==> flow/design.v <==
module s_sat_13_12 #(
    parameter   WIN  = 13,
    parameter   WOUT = 12
)(
    input  signed     [WIN-1:0]  din,
    output reg signed [WOUT-1:0] dout
);
always  @(*) begin
    if ((din[WIN-1] == 1'b1) && (din[WIN-2:WOUT-1] != { {WIN-WOUT}{1'b1} })) begin
        dout = {1'b1,{{WOUT-1}{1'b0}}};
    end
    else if ((din[WIN-1] == 1'b0) && (din[WIN-2:WOUT-1] != { {WIN-WOUT}{1'b0} })) begin
        dout = {1'b0,{{WOUT-1}{1'b1}}};
    end
    else begin
        dout = din[WOUT-1:0];
    end
end
endmodule
module s_sat_22_12 #(
    parameter   WIN  = 22,
    parameter   WOUT = 12
)(
    input  signed     [WIN-1:0]  din,
    output reg signed [WOUT-1:0] dout
);
always  @(*) begin
    if ((din[WIN-1] == 1'b1) && (din[WIN-2:WIN-3] != { 2{1'b1} })) begin
        dout = {1'b1,{{WOUT-1}{1'b0}}};
    end
    else if ((din[WIN-1] == 1'b0) && (din[WIN-2:WIN-3] != { 2{1'b0} })) begin
        dout = {1'b0,{{WOUT-1}{1'b1}}};
    end
    else begin
        dout = din[19:8];
    end
end
endmodule
module butterfly #(
    parameter WD = 12
)(
    input  signed [WD-1:0] din_a_re,
    input  signed [WD-1:0] din_a_im,
    input  signed [WD-1:0] din_b_re,
    input  signed [WD-1:0] din_b_im,
    output signed [WD-1:0] dout_a_re,
    output signed [WD-1:0] dout_a_im,
    output signed [WD-1:0] dout_b_re,
    output signed [WD-1:0] dout_b_im
);
    wire signed [WD:0] add_re, add_im, sub_re, sub_im;
    assign add_re = din_a_re + din_b_re;
    assign add_im = din_a_im + din_b_im;
    assign sub_re = din_a_re - din_b_re;
    assign sub_im = din_a_im - din_b_im;
    s_sat_13_12 sa0 (
        .din(add_re),
        .dout(dout_a_re)
    );
    s_sat_13_12 sa1 (
        .din(add_im),
        .dout(dout_a_im)
    );
    s_sat_13_12 sa2 (
        .din(sub_re),
        .dout(dout_b_re)
    );
    s_sat_13_12 sa3 (
        .din(sub_im),
        .dout(dout_b_im)
    );
endmodule
module tf_multi #(
    parameter WD   = 12,
    parameter WNRD = 9
)(
    input  signed [WD-1:0]   din_re,
    input  signed [WD-1:0]   din_im,
    input  signed [WNRD-1:0] wnr_re,
    input  signed [WNRD-1:0] wnr_im,
    output signed [WD-1:0]   dout_re,
    output signed [WD-1:0]   dout_im
);
    wire signed [WD+WNRD-1:0] m0, m1, m2, m3;
    assign m0 = din_re * wnr_re;
    assign m1 = din_im * wnr_im;
    assign m2 = din_re * wnr_im;
    assign m3 = din_im * wnr_re;
    wire signed [WD+WNRD:0] s0, s1;
    assign s0 = m0 - m1;     
    assign s1 = m2 + m3;     
    s_sat_22_12 sat0
    (
        .din(s0),
        .dout(dout_re)
    );
    s_sat_22_12 sat1
    (
        .din(s1),
        .dout(dout_im)
    );
endmodule
module fft_16 #(
    parameter WD = 12,
    parameter WNRD = 9
)(
    input                  clk,
    input                  rst_n,
    input                  en,
    input  signed [WD-1:0] sin_re,
    input  signed [WD-1:0] sin_im,
    output signed [WD-1:0] sout_re,
    output signed [WD-1:0] sout_im
);
    localparam W16_1_RE = 9'b011101100;
    localparam W16_1_IM = 9'b110011110;
    localparam W16_2_RE = 9'b010110101;
    localparam W16_2_IM = 9'b101001010;
    localparam W16_3_RE = 9'b001100001;
    localparam W16_3_IM = 9'b100010011;
    localparam W16_4_RE = 9'b000000000;
    localparam W16_4_IM = 9'b100000000;
    localparam W16_5_RE = 9'b110011110;
    localparam W16_5_IM = 9'b100010011;
    localparam W16_6_RE = 9'b101001010;
    localparam W16_6_IM = 9'b101001010;
    localparam W16_7_RE = 9'b100010011;
    localparam W16_7_IM = 9'b110011110;
    reg [3:0] count;
    reg  signed [WNRD-1:0] w1_re, w1_im, w2_re, w2_im;
    wire signed [WNRD-1:0] w3_re, w3_im;
    reg  signed [WD-1:0] d1_re [0:7];
    reg  signed [WD-1:0] d1_im [0:7];
    wire signed [WD-1:0] bf1_a_re;
    wire signed [WD-1:0] bf1_a_im;
    wire signed [WD-1:0] bf1_b_re;
    wire signed [WD-1:0] bf1_b_im;
    wire signed [WD-1:0] mux1_a_re;
    wire signed [WD-1:0] mux1_a_im;
    wire signed [WD-1:0] mux1_b_re;
    wire signed [WD-1:0] mux1_b_im;
    wire signed [WD-1:0] tf1_re;
    wire signed [WD-1:0] tf1_im;
    wire signed [WD-1:0] mux1_out_re;
    wire signed [WD-1:0] mux1_out_im;
    reg signed  [WD-1:0] stage1_out_re;
    reg signed  [WD-1:0] stage1_out_im;
    reg  signed [WD-1:0] d2_re [0:3];
    reg  signed [WD-1:0] d2_im [0:3];
    wire signed [WD-1:0] bf2_a_re;
    wire signed [WD-1:0] bf2_a_im;
    wire signed [WD-1:0] bf2_b_re;
    wire signed [WD-1:0] bf2_b_im;
    wire signed [WD-1:0] mux2_a_re;
    wire signed [WD-1:0] mux2_a_im;
    wire signed [WD-1:0] mux2_b_re;
    wire signed [WD-1:0] mux2_b_im;
    wire signed [WD-1:0] tf2_re;
    wire signed [WD-1:0] tf2_im;
    wire signed [WD-1:0] mux2_out_re;
    wire signed [WD-1:0] mux2_out_im;
    reg signed  [WD-1:0] stage2_out_re;
    reg signed  [WD-1:0] stage2_out_im;
    reg  signed [WD-1:0] d3_re [0:1];
    reg  signed [WD-1:0] d3_im [0:1];
    wire signed [WD-1:0] bf3_a_re;
    wire signed [WD-1:0] bf3_a_im;
    wire signed [WD-1:0] bf3_b_re;
    wire signed [WD-1:0] bf3_b_im;
    wire signed [WD-1:0] mux3_a_re;
    wire signed [WD-1:0] mux3_a_im;
    wire signed [WD-1:0] mux3_b_re;
    wire signed [WD-1:0] mux3_b_im;
    wire signed [WD-1:0] tf3_re;
    wire signed [WD-1:0] tf3_im;
    wire signed [WD-1:0] mux3_out_re;
    wire signed [WD-1:0] mux3_out_im;
    reg signed  [WD-1:0] stage3_out_re;
    reg signed  [WD-1:0] stage3_out_im;
    reg  signed [WD-1:0] d4_re;
    reg  signed [WD-1:0] d4_im;
    wire signed [WD-1:0] bf4_a_re;
    wire signed [WD-1:0] bf4_a_im;
    wire signed [WD-1:0] bf4_b_re;
    wire signed [WD-1:0] bf4_b_im;
    wire signed [WD-1:0] mux4_a_re;
    wire signed [WD-1:0] mux4_a_im;
    wire signed [WD-1:0] mux4_b_re;
    wire signed [WD-1:0] mux4_b_im;
    reg signed  [WD-1:0] stage4_out_re;
    reg signed  [WD-1:0] stage4_out_im;
    always @(posedge clk) begin
        if (!rst_n)
            count <= 4'd0;
        else if (en)
            count <= count + 1'b1;
        else
            count <= 4'd0;
    end
    assign mux1_a_re = (count[3])? bf1_a_re : d1_re[7];
    assign mux1_a_im = (count[3])? bf1_a_im : d1_im[7];
    assign mux1_b_re = (count[3])? bf1_b_re : sin_re;
    assign mux1_b_im = (count[3])? bf1_b_im : sin_im;
    assign mux1_out_re = ((count > 4'd0) & (count < 4'd8))? tf1_re : mux1_a_re;      
    assign mux1_out_im = ((count > 4'd0) & (count < 4'd8))? tf1_im : mux1_a_im;
    always @(*) begin
        w1_re <= W16_1_RE;
        w1_im <= W16_1_IM;
        case(count)
            4'd2: begin
                w1_re <= W16_2_RE;
                w1_im <= W16_2_IM;
            end
            4'd3: begin
                w1_re <= W16_3_RE;
                w1_im <= W16_3_IM;
            end
            4'd4: begin
                w1_re <= W16_4_RE;
                w1_im <= W16_4_IM;
            end
            4'd5: begin
                w1_re <= W16_5_RE;
                w1_im <= W16_5_IM;
            end
            4'd6: begin
                w1_re <= W16_6_RE;
                w1_im <= W16_6_IM;
            end
            4'd7: begin
                w1_re <= W16_7_RE;
                w1_im <= W16_7_IM;
            end
            default: begin
                w1_re <= W16_1_RE;
                w1_im <= W16_1_IM;
            end
        endcase
    end
    assign mux2_a_re = ((count == 0) | (count > 12) | (count > 4 & count < 9))? bf2_a_re : d2_re[3];
    assign mux2_a_im = ((count == 0) | (count > 12) | (count > 4 & count < 9))? bf2_a_im : d2_im[3];
    assign mux2_b_re = ((count == 0) | (count > 12) | (count > 4 & count < 9))? bf2_b_re : stage1_out_re;
    assign mux2_b_im = ((count == 0) | (count > 12) | (count > 4 & count < 9))? bf2_b_im : stage1_out_im;
    assign mux2_out_re = ((count > 1 & count < 5) | (count > 9 & count < 13))? tf2_re : mux2_a_re;
    assign mux2_out_im = ((count > 1 & count < 5) | (count > 9 & count < 13))? tf2_im : mux2_a_im;
    always @(*) begin
        w2_re <= W16_2_RE;
        w2_im <= W16_2_IM;
        case(count)
            4'd3: begin
                w2_re <= W16_4_RE;
                w2_im <= W16_4_IM;
            end
            4'd4: begin
                w2_re <= W16_6_RE;
                w2_im <= W16_6_IM;
            end
            4'd11: begin
                w2_re <= W16_4_RE;
                w2_im <= W16_4_IM;
            end
            4'd12: begin
                w2_re <= W16_6_RE;
                w2_im <= W16_6_IM;
            end
            default: begin
                w2_re <= W16_2_RE;
                w2_im <= W16_2_IM;
            end
        endcase
    end
    assign mux3_a_re = (~count[1])?
                        bf3_a_re : d3_re[1];
    assign mux3_a_im = (~count[1])?
                        bf3_a_im : d3_im[1];
    assign mux3_b_re = (~count[1])?
                        bf3_b_re : stage2_out_re;
    assign mux3_b_im = (~count[1])?
                        bf3_b_im : stage2_out_im;
    assign mux3_out_re = ((count==3) | (count==7) | (count==11) | (count==15))? tf3_re : mux3_a_re;
    assign mux3_out_im = ((count==3) | (count==7) | (count==11) | (count==15))? tf3_im : mux3_a_im;
    assign w3_re = W16_4_RE;
    assign w3_im = W16_4_IM;
    assign mux4_a_re = (~count[0])? bf4_a_re : d4_re;
    assign mux4_a_im = (~count[0])? bf4_a_im : d4_im;
    assign mux4_b_re = (~count[0])? bf4_b_re : stage3_out_re;
    assign mux4_b_im = (~count[0])? bf4_b_im : stage3_out_im;
    always @(posedge clk) begin
        if (!rst_n) begin
            d1_re[0] <= 12'd0;
            d1_im[0] <= 12'd0;
            d1_re[1] <= 12'd0;
            d1_im[1] <= 12'd0;
            d1_re[2] <= 12'd0;
            d1_im[2] <= 12'd0;
            d1_re[3] <= 12'd0;
            d1_im[3] <= 12'd0;
            d1_re[4] <= 12'd0;
            d1_im[4] <= 12'd0;
            d1_re[5] <= 12'd0;
            d1_im[5] <= 12'd0;
            d1_re[6] <= 12'd0;
            d1_im[6] <= 12'd0;
            d1_re[7] <= 12'd0;
            d1_im[7] <= 12'd0;
        end
        else begin
            d1_re[0] <= mux1_b_re;
            d1_im[0] <= mux1_b_im;
            d1_re[1] <= d1_re[0];
            d1_im[1] <= d1_im[0];
            d1_re[2] <= d1_re[1];
            d1_im[2] <= d1_im[1];
            d1_re[3] <= d1_re[2];
            d1_im[3] <= d1_im[2];
            d1_re[4] <= d1_re[3];
            d1_im[4] <= d1_im[3];
            d1_re[5] <= d1_re[4];
            d1_im[5] <= d1_im[4];
            d1_re[6] <= d1_re[5];
            d1_im[6] <= d1_im[5];
            d1_re[7] <= d1_re[6];
            d1_im[7] <= d1_im[6];
        end
    end
    butterfly bf1
    (
    .din_a_re   (d1_re[7]),
    .din_a_im   (d1_im[7]),
    .din_b_re   (sin_re),
    .din_b_im   (sin_im),
    .dout_a_re  (bf1_a_re),
    .dout_a_im  (bf1_a_im),
    .dout_b_re  (bf1_b_re),
    .dout_b_im  (bf1_b_im)
    );
    tf_multi tf1
    (
    .din_re     (mux1_a_re),
    .din_im     (mux1_a_im),
    .wnr_re     (w1_re),
    .wnr_im     (w1_im),
    .dout_re    (tf1_re),
    .dout_im    (tf1_im)
    );
    always @(posedge clk) begin
        if (!rst_n) begin
            stage1_out_re <= 12'd0;
            stage1_out_im <= 12'd0;
        end
        else begin
            stage1_out_re <= mux1_out_re;
            stage1_out_im <= mux1_out_im;
        end
    end
    always @(posedge clk) begin
        if (!rst_n) begin
            d2_re[0] <= 12'd0;
            d2_im[0] <= 12'd0;
            d2_re[1] <= 12'd0;
            d2_im[1] <= 12'd0;
            d2_re[2] <= 12'd0;
            d2_im[2] <= 12'd0;
            d2_re[3] <= 12'd0;
            d2_im[3] <= 12'd0;
        end
        else begin
            d2_re[0] <= mux2_b_re;
            d2_im[0] <= mux2_b_im;
            d2_re[1] <= d2_re[0];
            d2_im[1] <= d2_im[0];
            d2_re[2] <= d2_re[1];
            d2_im[2] <= d2_im[1];
            d2_re[3] <= d2_re[2];
            d2_im[3] <= d2_im[2];
        end
    end
    butterfly bf2
    (
    .din_a_re   (d2_re[3]),
    .din_a_im   (d2_im[3]),
    .din_b_re   (stage1_out_re),
    .din_b_im   (stage1_out_im),
    .dout_a_re  (bf2_a_re),
    .dout_a_im  (bf2_a_im),
    .dout_b_re  (bf2_b_re),
    .dout_b_im  (bf2_b_im)
    );
    tf_multi tf2
    (
    .din_re     (mux2_a_re),
    .din_im     (mux2_a_im),
    .wnr_re     (w2_re),
    .wnr_im     (w2_im),
    .dout_re    (tf2_re),
    .dout_im    (tf2_im)
    );
    always @(posedge clk) begin
        if (!rst_n) begin
            stage2_out_re <= 12'd0;
            stage2_out_im <= 12'd0;
        end
        else begin
            stage2_out_re <= mux2_out_re;
            stage2_out_im <= mux2_out_im;
        end
    end
    always @(posedge clk) begin
        if (!rst_n) begin
            d3_re[0] <= 12'd0;
            d3_im[0] <= 12'd0;
            d3_re[1] <= 12'd0;
            d3_im[1] <= 12'd0;
        end
        else begin
            d3_re[0] <= mux3_b_re;
            d3_im[0] <= mux3_b_im;
            d3_re[1] <= d3_re[0];
            d3_im[1] <= d3_im[0];
        end
    end
    butterfly bf3
    (
    .din_a_re   (d3_re[1]),
    .din_a_im   (d3_im[1]),
    .din_b_re   (stage2_out_re),
    .din_b_im   (stage2_out_im),
    .dout_a_re  (bf3_a_re),
    .dout_a_im  (bf3_a_im),
    .dout_b_re  (bf3_b_re),
    .dout_b_im  (bf3_b_im)
    );
    tf_multi tf3
    (
    .din_re     (mux3_a_re),
    .din_im     (mux3_a_im),
    .wnr_re     (w3_re),
    .wnr_im     (w3_im),
    .dout_re    (tf3_re),
    .dout_im    (tf3_im)
    );
    always @(posedge clk) begin
        if (!rst_n) begin
            stage3_out_re <= 12'd0;
            stage3_out_im <= 12'd0;
        end
        else begin
            stage3_out_re <= mux3_out_re;
            stage3_out_im <= mux3_out_im;
        end
    end
    always @(posedge clk) begin
        if (!rst_n) begin
            d4_re <= 12'd0;
            d4_im <= 12'd0;
        end
        else begin
            d4_re <= mux4_b_re;
            d4_im <= mux4_b_im;
        end
    end
    butterfly bf4
    (
    .din_a_re   (d4_re),
    .din_a_im   (d4_im),
    .din_b_re   (stage3_out_re),
    .din_b_im   (stage3_out_im),
    .dout_a_re  (bf4_a_re),
    .dout_a_im  (bf4_a_im),
    .dout_b_re  (bf4_b_re),
    .dout_b_im  (bf4_b_im)
    );
    always @(posedge clk) begin
        if (!rst_n) begin
            stage4_out_re <= 12'd0;
            stage4_out_im <= 12'd0;
        end
        else begin
            stage4_out_re <= mux4_a_re;
            stage4_out_im <= mux4_a_im;
        end
    end
    assign sout_re = stage4_out_re;
    assign sout_im = stage4_out_im;
endmodule
Memo
Re: synthesis data of fft_16

=== From RTL to reports: fft_16 ===
Each step is given for the RTL above and for the edited RTL.
"original" refers to lines of the RTL above, "edited" to lines of the edited file.
"difference" is "edited" less "original", of the values as shown.
Operators: Yosys type, input widths -> output width; for muxes data width and select width s.
Cell names lack the library's common part.
A cell with -- has no value.

* Top: fft_16
* Clock: clk
* Cell library: sky130hd
* Library corner: tt_025C_1v80

=== Diff ===
Unified diff, file above to edited file.
The edit is scripted: it alters the design's behaviour and was not made to optimise anything.

<pre>
@@ -42,5 +42,5 @@
     input  signed [WD-1:0] din_a_re,
     input  signed [WD-1:0] din_a_im,
-    input  signed [WD-1:0] din_b_re,
+    input  signed [WD-2:0] din_b_re,
     input  signed [WD-1:0] din_b_im,
     output signed [WD-1:0] dout_a_re,
</pre>

=== After elaboration ===
Source: Yosys, flattened and elaborated. Widths are those after wreduce. Registers that Yosys merges into a memory's read port (data or address) are not register bits. Print and check cells do not count. Equal cells are merged and count once.

{| class="wikitable"
|+ Operators by class
! what !! original !! edited !! difference
|-
| multiply operators || 8 || 8 || 0
|-
| multiplexer cells || 70 || 70 || 0
|-
| equality and inequality tests || 15 || 15 || 0
|-
| reductions and logical operators || 56 || 56 || 0
|-
| bitwise operators || 48 || 48 || 0
|-
| $add $sub $neg || 24 || 24 || 0
|-
| magnitude comparators || 9 || 9 || 0
|}

{| class="wikitable"
|+ Operators with widths
! cell !! original !! edited !! difference
|-
| $add 12x12->13 || 8 || 4 || -4
|-
| $sub 12x12->13 || 8 || 4 || -4
|-
| $add 12x11->13 || 0 || 4 || +4
|-
| $sub 12x11->13 || 0 || 4 || +4
|-
| $mux 12 || 66 || 66 || 0
|-
| $logic_and 1x1->1 || 44 || 44 || 0
|-
| $not 1->1 || 38 || 38 || 0
|-
| $mul 12x9->21 || 8 || 8 || 0
|-
| $ne 2x2->1 const B || 6 || 6 || 0
|-
| $or 1x1->1 || 6 || 6 || 0
|-
| $reduce_bool 2->1 || 6 || 6 || 0
|-
| $and 1x1->1 || 4 || 4 || 0
|-
| $eq 4x3->1 const B || 4 || 4 || 0
|-
| $reduce_or 2->1 || 4 || 4 || 0
|-
| $eq 4x4->1 const B || 3 || 3 || 0
|-
| $lt 4x4->1 const B || 3 || 3 || 0
|-
| $add 21x21->22 || 2 || 2 || 0
|-
| $eq 4x2->1 const B || 2 || 2 || 0
|-
| $gt 4x1->1 const B || 2 || 2 || 0
|-
| $gt 4x4->1 const B || 2 || 2 || 0
|-
| $neg 12->13 || 2 || 2 || 0
|-
| $sub 21x21->22 || 2 || 2 || 0
|-
| $add 4x1->4 const B || 1 || 1 || 0
|-
| $gt 4x3->1 const B || 1 || 1 || 0
|-
| $logic_not 4->1 || 1 || 1 || 0
|-
| $lt 4x3->1 const B || 1 || 1 || 0
|-
| $mux 7 || 1 || 1 || 0
|-
| $pmux 8 s3 || 1 || 1 || 0
|}

Not every row of either side is listed.

{| class="wikitable"
|+ Bit counts
! what !! original !! edited !! difference
|-
| input bits || 27 || 27 || 0
|-
| register bits || 460 || 460 || 0
|-
| output and inout port bits || 24 || 24 || 0
|}

=== Longest topological paths ===
Yosys ltp: most cells in a row. Word level: on the elaborated netlist, between registers, memories and ports. Mapped: between sequential cells and ports; inverters and the memories' decode and read muxes count.

{| class="wikitable"
|+ Depth
! what !! original !! edited !! difference
|-
| depth in word-level cells || 13 || 13 || 0
|-
| ABC_AREA || 0 || 0 || --
|-
| depth in mapped cells || 42 || 45 || +3
|}

=== After synthesis ===
The flow's flattened synthesis, as Yosys stat reports it; memories are mapped. The netlist is that of the ABC_AREA named above (0 if unset); the other value can give another one.

{| class="wikitable"
|+ Mapped netlist
! what !! original !! edited !! difference
|-
| flip-flops || 460 || 460 || 0
|-
| mapped area (um^2) || 51829.7 || 52950.8 || +1121.1
|-
| cell count || 5776 || 5985 || +209
|}

{| class="wikitable"
|+ Cells by type
! cell !! original !! edited !! difference
|-
| nand2_1 || 267 || 371 || +104
|-
| a21oi_1 || 364 || 302 || -62
|-
| o22ai_1 || 49 || 9 || -40
|-
| a31oi_1 || 15 || 55 || +40
|-
| maj3_1 || 49 || 13 || -36
|-
| o21a_1 || 26 || 58 || +32
|-
| o31ai_1 || 10 || 38 || +28
|-
| o21ai_0 || 273 || 246 || -27
|-
| inv_1 || 1058 || 1084 || +26
|-
| a221oi_1 || 53 || 27 || -26
|-
| or3_1 || 17 || 41 || +24
|-
| nand2b_1 || 95 || 72 || -23
|-
| nor3_1 || 59 || 82 || +23
|-
| nor2_1 || 442 || 464 || +22
|-
| o21bai_1 || 40 || 20 || -20
|-
| o211a_1 || 4 || 22 || +18
|-
| o221a_2 || 0 || 18 || +18
|-
| and3_1 || 18 || 35 || +17
|}

Not every row of either side is listed.
The figures by module come from a second, unflattened synthesis with its own total; it is not the netlist above.

{| class="wikitable"
|+ Unflattened totals
! what !! original !! edited !! difference
|-
| cell total of the unflattened synthesis || 8882 || 8784 || -98
|-
| area (unflattened synthesis) (um^2) || 80643.6 || 80173.1 || -470.5
|}

Rows give one instance, submodules left out.

{| class="wikitable"
|+ By module, original
! module !! sequential area (um^2) !! instances !! cells !! area (um^2)
|-
| tf_multi || 0.0 || 3 || 1815 || 16854.9
|-
| fft_16 || 9208.8 || 1 || 1553 || 16300.6
|-
| butterfly || 0.0 || 4 || 351 || 2487.4
|-
| s_sat_13_12 || 0.0 || 16 || 15 || 146.4
|-
| s_sat_22_12 || 0.0 || 6 || 40 || 247.7
|}

{| class="wikitable"
|+ By module, edited
! module !! sequential area (um^2) !! instances !! cells !! area (um^2)
|-
| tf_multi || 0.0 || 3 || 1789 || 16774.8
|-
| fft_16 || 9208.8 || 1 || 1553 || 16300.6
|-
| butterfly || 0.0 || 4 || 346 || 2429.8
|-
| s_sat_13_12 || 0.0 || 16 || 15 || 146.4
|-
| s_sat_22_12 || 0.0 || 6 || 40 || 247.7
|}

=== Timing after synthesis ===
OpenSTA on the mapped netlist: ideal clock, no wires. The path of least setup slack (recovery checks aside). Input and output delay are each 20% of the period. Register names are those of the netlist, which keeps one name where synthesis merged equal registers.

{| class="wikitable"
|+ Timing path after synthesis
! what !! original !! edited !! difference
|-
| path kind || input-to-reg || input-to-reg || --
|-
| start || in sin_re[0] || in sin_re[1] || --
|-
| end || reg stage1_out_im[10] || reg stage1_out_im[10] || --
|-
| setup slack (ns) || -0.225 || -0.610 || -0.385
|-
| setup time (ns) || 0.076 || 0.070 || -0.006
|-
| driving pins on the path || 38 || 44 || +6
|-
| arrival (ns) || 11.149 || 11.539 || +0.390
|-
| path buffers || 2 || 3 || +1
|-
| data required time (ns) || 10.924 || 10.930 || +0.006
|-
| path delay (ns) || 9.025 || 9.409 || +0.384
|-
| clock period (ns) || 11.0 || 11.0 || 0.0
|-
| synthesis period reached (ns) || 11.225 || 11.61 || +0.385
|}

"path delay" is the arrival time less input delay plus setup time.
"driving pins on the path": output pins that drive a net of the path, with the launching flip-flop's if there is one; two outputs of one cell count as two.
"synthesis period reached" is the clock period less the worst setup slack; recovery checks do not enter. This is arithmetic on one report: input and output delays are still those of the set period (20% each).
Between the ends stands the longest chain of elaborated cells between them, by number of cells; it is not shown to be the way that was timed. Of several equally long chains one is given.
A line is the first line of the expression or statement that the cell stems from. Yosys adds cells for indexed reads and writes and turns some case tables into memories.

Between the ends, after synthesis, original:
* Path through: ha_1 fa_1 nand2b_1 a21oi_1 o21ai_0 a21oi_1 o21ai_0 a21oi_1 or3_1 a21oi_1 or2_2 a22oi_1 maj3_1 mux2i_1 clkbuf_1 nor2_1 fa_1 fa_1 [2 not listed] fa_1 inv_1 fa_1 fa_1 inv_1 fa_1 inv_1 ha_1 o41a_1 a31o_2 a21o_1 a31o_2 a21oi_1 xnor2_1 a21oi_1 or2_2 clkbuf_1 o22ai_1
* Length of the longest elaborated chain: 13

{| class="wikitable"
|+ RTL lines, path after synthesis, original
! what !! line !! source
|-
| from (decl) || 110 || <nowiki>input  signed [WD-1:0] sin_re,</nowiki>
|-
| $add 12x12->13 || 52 || <nowiki>assign add_re = din_a_re + din_b_re;</nowiki>
|-
| $not 1->1 || 12 || <nowiki>else if ((din[WIN-1] == 1'b0) && (din[WIN-2:WOUT-1] != { {WIN-WOUT}{1'b0} })) begin</nowiki>
|-
| $logic_and 1x1->1 || 12 ||
|-
| $mux 12 || 12 ||
|-
| $mux 12 || 9 || <nowiki>if ((din[WIN-1] == 1'b1) && (din[WIN-2:WOUT-1] != { {WIN-WOUT}{1'b1} })) begin</nowiki>
|-
| $mux 12 || 200 || <nowiki>assign mux1_a_re = (count[3])? bf1_a_re : d1_re[7];</nowiki>
|-
| $mul 12x9->21 || 87 || <nowiki>assign m2 = din_re * wnr_im;</nowiki>
|-
| $add 21x21->22 || 91 || <nowiki>assign s1 = m2 + m3;</nowiki>
|-
| $not 1->1 || 31 || <nowiki>else if ((din[WIN-1] == 1'b0) && (din[WIN-2:WIN-3] != { 2{1'b0} })) begin</nowiki>
|-
| $logic_and 1x1->1 || 31 ||
|-
| $mux 12 || 31 ||
|-
| $mux 12 || 28 || <nowiki>if ((din[WIN-1] == 1'b1) && (din[WIN-2:WIN-3] != { 2{1'b1} })) begin</nowiki>
|-
| $mux 12 || 205 || <nowiki>assign mux1_out_im = ((count > 4'd0) & (count < 4'd8))? tf1_im : mux1_a_im;</nowiki>
|-
| to (assign) || 349 || <nowiki>stage1_out_im <= 12'd0;</nowiki>
|-
| to (assign) || 353 || <nowiki>stage1_out_im <= mux1_out_im;</nowiki>
|-
| to (decl) || 147 || <nowiki>reg signed  [WD-1:0] stage1_out_im;</nowiki>
|}

Between the ends, after synthesis, edited:
* Path through: inv_1 ha_1 nand2b_1 a21oi_1 o21bai_1 a21oi_1 o21bai_1 a21oi_1 o21bai_1 a21oi_1 o41a_1 xor2_1 a21oi_1 or2_2 clkbuf_1 inv_1 clkbuf_1 nor2_1 [8 not listed] inv_1 fa_1 inv_1 ha_1 a21o_1 a21o_1 a21oi_1 o31ai_1 a41o_1 o41ai_1 o211ai_1 nor2_1 o21a_1 xnor2_1 a21oi_1 clkbuf_1 o21ai_0 a21oi_1
* Length of the longest elaborated chain: 13

{| class="wikitable"
|+ RTL lines, path after synthesis, edited
! what !! line !! source
|-
| from (decl) || 110 || <nowiki>input  signed [WD-1:0] sin_re,</nowiki>
|-
| $add 12x11->13 || 52 || <nowiki>assign add_re = din_a_re + din_b_re;</nowiki>
|-
| $not 1->1 || 12 || <nowiki>else if ((din[WIN-1] == 1'b0) && (din[WIN-2:WOUT-1] != { {WIN-WOUT}{1'b0} })) begin</nowiki>
|-
| $logic_and 1x1->1 || 12 ||
|-
| $mux 12 || 12 ||
|-
| $mux 12 || 9 || <nowiki>if ((din[WIN-1] == 1'b1) && (din[WIN-2:WOUT-1] != { {WIN-WOUT}{1'b1} })) begin</nowiki>
|-
| $mux 12 || 200 || <nowiki>assign mux1_a_re = (count[3])? bf1_a_re : d1_re[7];</nowiki>
|-
| $mul 12x9->21 || 87 || <nowiki>assign m2 = din_re * wnr_im;</nowiki>
|-
| $add 21x21->22 || 91 || <nowiki>assign s1 = m2 + m3;</nowiki>
|-
| $not 1->1 || 31 || <nowiki>else if ((din[WIN-1] == 1'b0) && (din[WIN-2:WIN-3] != { 2{1'b0} })) begin</nowiki>
|-
| $logic_and 1x1->1 || 31 ||
|-
| $mux 12 || 31 ||
|-
| $mux 12 || 28 || <nowiki>if ((din[WIN-1] == 1'b1) && (din[WIN-2:WIN-3] != { 2{1'b1} })) begin</nowiki>
|-
| $mux 12 || 205 || <nowiki>assign mux1_out_im = ((count > 4'd0) & (count < 4'd8))? tf1_im : mux1_a_im;</nowiki>
|-
| to (assign) || 349 || <nowiki>stage1_out_im <= 12'd0;</nowiki>
|-
| to (assign) || 353 || <nowiki>stage1_out_im <= mux1_out_im;</nowiki>
|-
| to (decl) || 147 || <nowiki>reg signed  [WD-1:0] stage1_out_im;</nowiki>
|}

=== Path in the finished layout ===
Path of least setup slack in the final report of the runs of pair 1 (OpenROAD, finished layout, wires in). Where an end is a register, its clock arrival counts in the times.

{| class="wikitable"
|+ Timing path post-layout
! what !! original !! edited !! difference
|-
| path kind || input-to-reg || input-to-reg || --
|-
| start || in sin_re[4] || in sin_re[5] || --
|-
| end || reg stage1_out_re[9] || reg stage1_out_im[5] || --
|-
| arrival (ns) || 11.15 || 11.10 || -0.05
|-
| setup slack (ns) || 0.41 || 0.43 || +0.02
|-
| driving pins on the path || 41 || 39 || -2
|-
| setup time (ns) || 0.08 || 0.11 || +0.03
|-
| clock period (ns) || 11.0 || 11.0 || 0.0
|-
| data required time (ns) || 11.56 || 11.53 || -0.03
|-
| path buffers || 5 || 5 || 0
|}

Between the ends stands the longest chain of elaborated cells between them, by number of cells; it is not shown to be the way that was timed. Of several equally long chains one is given.

Between the ends, post-layout, original:
* Path through: clkdlybuf4s50_1 inv_1 ha_1 inv_1 a21oi_2 o21bai_2 a211oi_2 nor3_2 o41a_1 xor2_2 buf_2 buf_4 o21ai_1 a31oi_1 buf_4 buf_4 inv_1 nand2_1 [5 not listed] inv_1 fa_1 fa_2 fa_1 ha_1 ha_1 a21oi_1 nor2b_1 o21ai_1 nand2b_1 a21oi_2 or4b_4 o2111ai_2 nand3_4 o21ai_2 o211ai_1 a21o_2 o22ai_2
* Length of the longest elaborated chain: 13

{| class="wikitable"
|+ RTL lines, path post-layout, original
! what !! line !! source
|-
| from (decl) || 110 || <nowiki>input  signed [WD-1:0] sin_re,</nowiki>
|-
| $add 12x12->13 || 52 || <nowiki>assign add_re = din_a_re + din_b_re;</nowiki>
|-
| $not 1->1 || 12 || <nowiki>else if ((din[WIN-1] == 1'b0) && (din[WIN-2:WOUT-1] != { {WIN-WOUT}{1'b0} })) begin</nowiki>
|-
| $logic_and 1x1->1 || 12 ||
|-
| $mux 12 || 12 ||
|-
| $mux 12 || 9 || <nowiki>if ((din[WIN-1] == 1'b1) && (din[WIN-2:WOUT-1] != { {WIN-WOUT}{1'b1} })) begin</nowiki>
|-
| $mux 12 || 200 || <nowiki>assign mux1_a_re = (count[3])? bf1_a_re : d1_re[7];</nowiki>
|-
| $mul 12x9->21 || 85 || <nowiki>assign m0 = din_re * wnr_re;</nowiki>
|-
| $sub 21x21->22 || 90 || <nowiki>assign s0 = m0 - m1;</nowiki>
|-
| $not 1->1 || 31 || <nowiki>else if ((din[WIN-1] == 1'b0) && (din[WIN-2:WIN-3] != { 2{1'b0} })) begin</nowiki>
|-
| $logic_and 1x1->1 || 31 ||
|-
| $mux 12 || 31 ||
|-
| $mux 12 || 28 || <nowiki>if ((din[WIN-1] == 1'b1) && (din[WIN-2:WIN-3] != { 2{1'b1} })) begin</nowiki>
|-
| $mux 12 || 204 || <nowiki>assign mux1_out_re = ((count > 4'd0) & (count < 4'd8))? tf1_re : mux1_a_re;</nowiki>
|-
| to (assign) || 348 || <nowiki>stage1_out_re <= 12'd0;</nowiki>
|-
| to (assign) || 352 || <nowiki>stage1_out_re <= mux1_out_re;</nowiki>
|-
| to (decl) || 146 || <nowiki>reg signed  [WD-1:0] stage1_out_re;</nowiki>
|}

Between the ends, post-layout, edited:
* Path through: clkdlybuf4s50_1 inv_1 ha_1 o21bai_1 a21oi_2 o21bai_1 a21oi_2 o41a_1 buf_4 xor2_2 buf_4 a21oi_2 nor2_1 buf_4 nor2_4 fa_1 fa_1 inv_1 [3 not listed] fa_1 fa_1 inv_1 fa_1 inv_1 ha_4 a21o_1 a21o_1 a21oi_2 o31ai_2 a41o_1 o41ai_4 o211ai_1 buf_4 o41ai_4 a21oi_4 o21a_1 o21a_1
* Length of the longest elaborated chain: 13

{| class="wikitable"
|+ RTL lines, path post-layout, edited
! what !! line !! source
|-
| from (decl) || 110 || <nowiki>input  signed [WD-1:0] sin_re,</nowiki>
|-
| $add 12x11->13 || 52 || <nowiki>assign add_re = din_a_re + din_b_re;</nowiki>
|-
| $not 1->1 || 12 || <nowiki>else if ((din[WIN-1] == 1'b0) && (din[WIN-2:WOUT-1] != { {WIN-WOUT}{1'b0} })) begin</nowiki>
|-
| $logic_and 1x1->1 || 12 ||
|-
| $mux 12 || 12 ||
|-
| $mux 12 || 9 || <nowiki>if ((din[WIN-1] == 1'b1) && (din[WIN-2:WOUT-1] != { {WIN-WOUT}{1'b1} })) begin</nowiki>
|-
| $mux 12 || 200 || <nowiki>assign mux1_a_re = (count[3])? bf1_a_re : d1_re[7];</nowiki>
|-
| $mul 12x9->21 || 87 || <nowiki>assign m2 = din_re * wnr_im;</nowiki>
|-
| $add 21x21->22 || 91 || <nowiki>assign s1 = m2 + m3;</nowiki>
|-
| $not 1->1 || 31 || <nowiki>else if ((din[WIN-1] == 1'b0) && (din[WIN-2:WIN-3] != { 2{1'b0} })) begin</nowiki>
|-
| $logic_and 1x1->1 || 31 ||
|-
| $mux 12 || 31 ||
|-
| $mux 12 || 28 || <nowiki>if ((din[WIN-1] == 1'b1) && (din[WIN-2:WIN-3] != { 2{1'b1} })) begin</nowiki>
|-
| $mux 12 || 205 || <nowiki>assign mux1_out_im = ((count > 4'd0) & (count < 4'd8))? tf1_im : mux1_a_im;</nowiki>
|-
| to (assign) || 349 || <nowiki>stage1_out_im <= 12'd0;</nowiki>
|-
| to (assign) || 353 || <nowiki>stage1_out_im <= mux1_out_im;</nowiki>
|-
| to (decl) || 147 || <nowiki>reg signed  [WD-1:0] stage1_out_im;</nowiki>
|}

=== Measured runs ===
Runs of the flow (Yosys, OpenROAD) on both versions; the two runs of a pair have the same settings. The constraints put input and output delay at 20% of the set period each and load the outputs with 0.01 pF.

Flow settings, pair 1:
* period_ns: 11.0
* CAP_MARGIN: 20
* CORE_MARGIN: 2
* CORE_UTILIZATION: 40
* SLEW_MARGIN: 20

{| class="wikitable"
|+ Final reports, pair 1
! what !! original !! edited !! difference
|-
| standard-cell area after layout (um^2) || 59104.2 || 60395.4 || +1291.2
|-
| summed negative setup slack (ns) || 0.000 || 0.000 || 0.000
|-
| smallest hold slack (ns) || 0.421 || 0.386 || -0.035
|-
| post-route utilization || 0.458 || 0.459 || +0.001
|-
| clock period achieved (ns) || 10.588 || 10.565 || -0.023
|-
| chip area after synthesis (Yosys) (um^2) || 51829.7 || 52950.8 || +1121.1
|-
| die size (um^2) || 132471.0 || 135303.0 || +2832.0
|-
| setup slack of the worst path (ns) || 0.412 || 0.435 || +0.023
|}

Flow settings, pair 2:
* CORE_ASPECT_RATIO: 1.38
* CORE_UTILIZATION: 53
* CTS_CLUSTER_DIAMETER: 42
* MAX_ROUTING_LAYER: met4
* PLACE_DENSITY_LB_ADDON: 0.22
* SETUP_SLACK_MARGIN: -0.92
* period_ns: 13.4
* CAP_MARGIN: 20
* CORE_MARGIN: 2
* SLEW_MARGIN: 20

{| class="wikitable"
|+ Final reports, pair 2
! what !! original !! edited !! difference
|-
| standard-cell area after layout (um^2) || 55902.4 || 57054.7 || +1152.3
|-
| summed negative setup slack (ns) || 0.000 || 0.000 || 0.000
|-
| smallest hold slack (ns) || 0.423 || 0.406 || -0.017
|-
| post-route utilization || 0.577 || 0.574 || -0.003
|-
| clock period achieved (ns) || 12.160 || 12.825 || +0.665
|-
| chip area after synthesis (Yosys) (um^2) || 51829.7 || 52950.8 || +1121.1
|-
| die size (um^2) || 100341.0 || 102484.0 || +2143.0
|-
| setup slack of the worst path (ns) || 1.240 || 0.575 || -0.665
|}

"clock period achieved" = clock period - worst setup slack. The figure is calculated, with input and output delays left at 20% of the set period.
